==> flow/design.v <==
`timescale 1ns / 1ps
module Lowpass(input clk, input rst, input en, input [15:0] in, output [15:0] out);
	reg [15:0] ff [31:0];
	assign out = en ? ( ff[0] + ff[1] + ff[2]+ ff[3]+ ff[4]+ ff[5]+ ff[6]+ ff[7]+ ff[8]+ ff[9]+ ff[10]+ ff[11]+ ff[12]+ ff[13]+ ff[14]+
	ff[15]+ ff[16]+ ff[17]+ ff[18]+ ff[19]+ ff[20]+ ff[21]+ ff[22]+ ff[23]+ ff[24]+ ff[25]+ ff[26]+ ff[27]+ ff[28]+ ff[29]+ ff[30]+ ff[31]) >> 6 : 16'b0;
	integer i, j;
	always@(posedge clk or posedge rst) begin
		if(rst)
			for(i = 0; i < 32; i = i + 1)
				ff[i] <= 16'b0;
		else if(en) begin
			ff[0] <= in;
			for(i = 1; i < 32; i = i + 1)
				ff[i] <= ff[i-1];
		end
	end
endmodule
* Step by step through the tools: Lowpass
What the tools print for Lowpass, step after step.
Lines are those of the file above, counted from 1.
Operators: Yosys type, input widths -> output width; for muxes data width and select width s.
Library cell names are shortened.
A cell with -- has no value.
- Top module :: Lowpass
- Clock :: clk
- Library :: sky130hd
- Timing corner :: tt_025C_1v80

* Word-level counts
Yosys after proc, flatten, opt, wreduce and memory -nomap, before mapping. Enables and synchronous resets that opt folds into registers are not counted as muxes. Print and check cells are not counted. Equal cells are merged and count once.
- Cells after elaboration :: 64
- Flip-flop bits (word level) :: 512
- Input port bits :: 19
- Mux-type cells :: 1
- Add/subtract/negate cells :: 31
** Operator list (number)
- $add 16x16->16 :: 31
- $mux 10 :: 1

* Depth
Yosys ltp: most cells in a row. Word level: on the elaborated netlist, between registers, memories and ports. Mapped: between sequential cells and ports; inverters and the memories' decode and read muxes count.
- Depth after elaboration :: 32
- ABC_AREA :: 0
- Gate-level depth with buffers :: 22
- Gate-level depth less buffers :: 22

* After synthesis
Yosys stat after the flow's synthesis: flattened, memories mapped to cells. It holds for the ABC_AREA given above (unset counts as 0); a run with the other value may have another netlist.
Totals and module areas in this step are rounded.
- Mapped cells :: 2418
- Sequential part of the area :: 12810 sq um
- Mapped flip-flops :: 512
- Chip area (Yosys) :: 30240 sq um
** Cells by type
- dfrtp_1 :: number 512, total area 1.28E+04 sq um
- fa_1 :: number 422, total area 8.45E+03 sq um
- mux2_2 :: number 320, total area 3.6E+03 sq um
- inv_1 :: number 566, total area 2.12E+03 sq um
- o21ai_0 :: number 161, total area 805.773 sq um
- nand2_1 :: number 191, total area 716.938 sq um
- xnor2_1 :: number 52, total area 455.437 sq um
- ha_1 :: number 29, total area 362.848 sq um
- clkbuf_1 :: number 77, total area 289.027 sq um
- o21ai_1 :: number 30, total area 150.144 sq um
- xnor3_1 :: number 4, total area 90.086 sq um
- xor2_1 :: number 7, total area 61.309 sq um
- and2_1 :: number 8, total area 50.048 sq um
- buf_4 :: number 6, total area 45.043 sq um
- a21o_1 :: number 5, total area 37.536 sq um
- a21oi_1 :: number 5, total area 25.024 sq um
- mux2_1 :: number 2, total area 22.522 sq um
- a31oi_1 :: number 3, total area 18.768 sq um
Other cell types: 12; their cells: 18.

* Path before layout
Path of least setup slack by OpenSTA after synthesis, without wires, with an ideal clock, recovery checks aside; 20% of the period is set as input and as output delay. Where synthesis merged equal registers, the netlist keeps one of their names.
- Path type :: register -> output
- Start :: register ff[21][2]
- End :: output out[6]
- Slack :: 1900 ps
- Stages on the path :: 23
- Output delay :: 2000 ps
- Delay of the path :: 6100 ps
- Path buffers :: 0
- Arrival time :: 6100 ps
- Clock period :: 10000 ps
- Data required time :: 8000 ps
- Synthesis period reached :: 8100 ps
"delay of the path" is the arrival time less input delay plus setup time.
At an output port there is no setup time.
"stages on the path": output pins that drive a net of the path, with the launching flip-flop's if there is one; two outputs of one cell count as two.
"synthesis period reached" is the clock period less the worst setup slack; recovery checks do not enter. This is arithmetic on one report: input and output delays are still those of the set period (20% each).
Between the ends stands the longest chain of elaborated cells between them, by number of cells; it is not shown to be the way that was timed. Of several equally long chains one is given.
Each line given opens the expression or statement behind the cell; cells for indexed reads and writes are added by Yosys, which also makes memories of some case tables.
- Cells stage by stage :: dfrtp_1 > inv_1 > fa_1 > inv_1 > fa_1 > inv_1 > fa_1 > fa_1 > inv_1 > fa_1 > fa_1 > inv_1 > fa_1 > inv_1 > fa_1 > ha_1 > a41oi_1 > o21ai_1 > and2_1 > a221o_1 > a31oi_1 > xnor2_1 > and2_1
- Cells in the longest elaborated chain :: 12
** Ends and longest elaborated chain, after synthesis
- start, declared :: RTL line 3 : reg [15:0] ff [31:0];
- start, assigned :: RTL line 10 : ff[i] <= 16'b0;
- start, assigned :: RTL line 14 : ff[i] <= ff[i-1];
- $add 16x16->16 x11 :: RTL line 4 : assign out = en ? ( ff[0] + ff[1] + ff[2]+ ff[3]+ ff[4]+ ff[5]+ ff[6]+ ff[7]+ ff[8]+ ff[9]+ ff[10]+ ff[11]+ ff ...
- $mux 10 :: RTL line 4
- end, declared :: RTL line 2 : module Lowpass(input clk, input rst, input en, input [15:0] in, output [15:0] out);

* Path in the finished layout
From the final timing report of run A: the path of least setup slack in the routed layout; clock arrival at registers is part of the times.
The path's times are printed in steps of 10 ps; the period is the one set.
- Path type :: register -> output
- Start :: register ff[24][2]
- End :: output out[8]
- Stages on the path :: 25
- Arrival time :: 7520 ps
- Path buffers :: 2
- Output delay :: 1560 ps
- Slack :: -1270 ps
- Clock period :: 7820 ps
- Data required time :: 6260 ps
Between the ends stands the longest chain of elaborated cells between them, by number of cells; it is not shown to be the way that was timed. Of several equally long chains one is given.
- Cells stage by stage :: dfrtp_1 > inv_2 > fa_1 > inv_2 > fa_1 > inv_2 > fa_1 > fa_2 > fa_1 > inv_2 > fa_1 > inv_2 > fa_2 > inv_2 > fa_2 > ha_4 > a41oi_2 > o21ai_2 > and2_4 > a221o_2 > buf_6 > a31oi_4 > xnor2_1 > and2_1 > buf_2
- Cells in the longest elaborated chain :: 9
** Ends and longest elaborated chain, after layout
- start, declared :: RTL line 3 : reg [15:0] ff [31:0];
- start, assigned :: RTL line 10 : ff[i] <= 16'b0;
- start, assigned :: RTL line 14 : ff[i] <= ff[i-1];
- $add 16x16->16 x8 :: RTL line 4 : assign out = en ? ( ff[0] + ff[1] + ff[2]+ ff[3]+ ff[4]+ ff[5]+ ff[6]+ ff[7]+ ff[8]+ ff[9]+ ff[10]+ ff[11]+ ff ...
- $mux 10 :: RTL line 4
- end, declared :: RTL line 2 : module Lowpass(input clk, input rst, input en, input [15:0] in, output [15:0] out);

# Flow runs of Lowpass

Record of 4 stored runs of the RTL-to-layout flow on Lowpass, platform sky130hd. The runs are unordered. Constraints: input delay and output delay 20% of the set period each, output load 0.01 pF.
"achieved period" is the run's clock period less its worst setup slack. It is reckoned from that one timing run; input and output delays stay at 20% of the period that was set.
The measured numbers are rounded.

* Run A
** Files
==> flow/run.sh <==
#!/bin/bash
# the make line also repeats the synthesis and layout settings of config.mk as NAME=value (left out here)
make -C /OpenROAD-flow-scripts/flow DESIGN_CONFIG=/design/flow/config.mk WORK_HOME=/design/flow/orfs CLKGATE_MAP_FILE= finish
==> flow/config.mk <==
export PLATFORM = sky130hd
export DESIGN_NAME = Lowpass
export DESIGN_NICKNAME = Lowpass
export VERILOG_FILES = /design/flow/design.v
export SDC_FILE = /design/flow/constraint.sdc
export NUM_CORES = 4
export LEC_CHECK = 0
export CAP_MARGIN = 20
export CELL_PAD_IN_SITES_DETAIL_PLACEMENT = 2
export CORE_ASPECT_RATIO = 0.94
export CORE_MARGIN = 5
export CORE_UTILIZATION = 40
export GPL_ROUTABILITY_DRIVEN = 0
export GPL_TIMING_DRIVEN = 1
export MAX_ROUTING_LAYER = met4
export SLEW_MARGIN = 30
==> flow/constraint.sdc <==
create_clock -name core_clock -period 7.82 [get_ports {clk}]
set_input_delay 1.5640 -clock core_clock [delete_from_list [all_inputs] [get_ports {clk}]]
set_output_delay 1.5640 -clock core_clock [all_outputs]
set_load 0.01 [all_outputs]
** Results
- Final utilization :: 48.2%
- Synthesized cell area :: 30240 sq um
- Full die area :: 81200 sq um
- Setup total negative slack :: -11590 ps
- Setup slack of the critical path :: -1269 ps
- Achieved period :: 9089 ps

* Run B
** Files
==> flow/run.sh <==
#!/bin/bash
# the make line also repeats the synthesis and layout settings of config.mk as NAME=value (left out here)
make -C /OpenROAD-flow-scripts/flow DESIGN_CONFIG=/design/flow/config.mk WORK_HOME=/design/flow/orfs CLKGATE_MAP_FILE= finish
==> flow/config.mk <==
export PLATFORM = sky130hd
export DESIGN_NAME = Lowpass
export DESIGN_NICKNAME = Lowpass
export VERILOG_FILES = /design/flow/design.v
export SDC_FILE = /design/flow/constraint.sdc
export NUM_CORES = 4
export LEC_CHECK = 0
export CAP_MARGIN = 20
export CELL_PAD_IN_SITES_DETAIL_PLACEMENT = 2
export CORE_MARGIN = 8
export CORE_UTILIZATION = 40
export GPL_TIMING_DRIVEN = 1
export MAX_ROUTING_LAYER = met4
export SLEW_MARGIN = 30
==> flow/constraint.sdc <==
create_clock -name core_clock -period 7.82 [get_ports {clk}]
set_input_delay 1.5640 -clock core_clock [delete_from_list [all_inputs] [get_ports {clk}]]
set_output_delay 1.5640 -clock core_clock [all_outputs]
set_load 0.01 [all_outputs]
** Results
- Setup total negative slack :: -12020 ps
- Achieved period :: 9130 ps
- Full die area :: 84650 sq um
- Synthesized cell area :: 30240 sq um
- Final utilization :: 47.4%
- Setup slack of the critical path :: -1310 ps

* Run C
** Files
==> flow/run.sh <==
#!/bin/bash
# the make line also repeats the synthesis and layout settings of config.mk as NAME=value (left out here)
make -C /OpenROAD-flow-scripts/flow DESIGN_CONFIG=/design/flow/config.mk WORK_HOME=/design/flow/orfs CLKGATE_MAP_FILE= finish
==> flow/config.mk <==
export PLATFORM = sky130hd
export DESIGN_NAME = Lowpass
export DESIGN_NICKNAME = Lowpass
export VERILOG_FILES = /design/flow/design.v
export SDC_FILE = /design/flow/constraint.sdc
export NUM_CORES = 4
export LEC_CHECK = 0
export CAP_MARGIN = 20
export CELL_PAD_IN_SITES_DETAIL_PLACEMENT = 1
export CORE_MARGIN = 2
export CORE_UTILIZATION = 45
export PLACE_DENSITY_LB_ADDON = 0.26
export SLEW_MARGIN = 20
==> flow/constraint.sdc <==
create_clock -name core_clock -period 6.61 [get_ports {clk}]
set_input_delay 1.3220 -clock core_clock [delete_from_list [all_inputs] [get_ports {clk}]]
set_output_delay 1.3220 -clock core_clock [all_outputs]
set_load 0.01 [all_outputs]
** Results
- Setup slack of the critical path :: -1934 ps
- Final utilization :: 53.4%
- Setup total negative slack :: -18470 ps
- Full die area :: 69290 sq um
- Achieved period :: 8544 ps
- Synthesized cell area :: 30240 sq um

* Run D
** Files
==> flow/run.sh <==
#!/bin/bash
# the make line also repeats the synthesis and layout settings of config.mk as NAME=value (left out here)
make -C /OpenROAD-flow-scripts/flow DESIGN_CONFIG=/design/flow/config.mk WORK_HOME=/design/flow/orfs CLKGATE_MAP_FILE= finish
==> flow/config.mk <==
export PLATFORM = sky130hd
export DESIGN_NAME = Lowpass
export DESIGN_NICKNAME = Lowpass
export VERILOG_FILES = /design/flow/design.v
export SDC_FILE = /design/flow/constraint.sdc
export NUM_CORES = 4
export LEC_CHECK = 0
export ABC_AREA = 1
export CAP_MARGIN = 20
export CORE_MARGIN = 2
export CORE_UTILIZATION = 30
export GPL_TIMING_DRIVEN = 1
export SLEW_MARGIN = 10
==> flow/constraint.sdc <==
create_clock -name core_clock -period 11.0 [get_ports {clk}]
set_input_delay 2.2000 -clock core_clock [delete_from_list [all_inputs] [get_ports {clk}]]
set_output_delay 2.2000 -clock core_clock [all_outputs]
set_load 0.01 [all_outputs]
** Results
- Setup total negative slack :: 0 ps
- Final utilization :: 33.5%
- Synthesized cell area :: 30710 sq um
- Full die area :: 104900 sq um
- Achieved period :: 10017 ps
- Setup slack of the critical path :: 983 ps
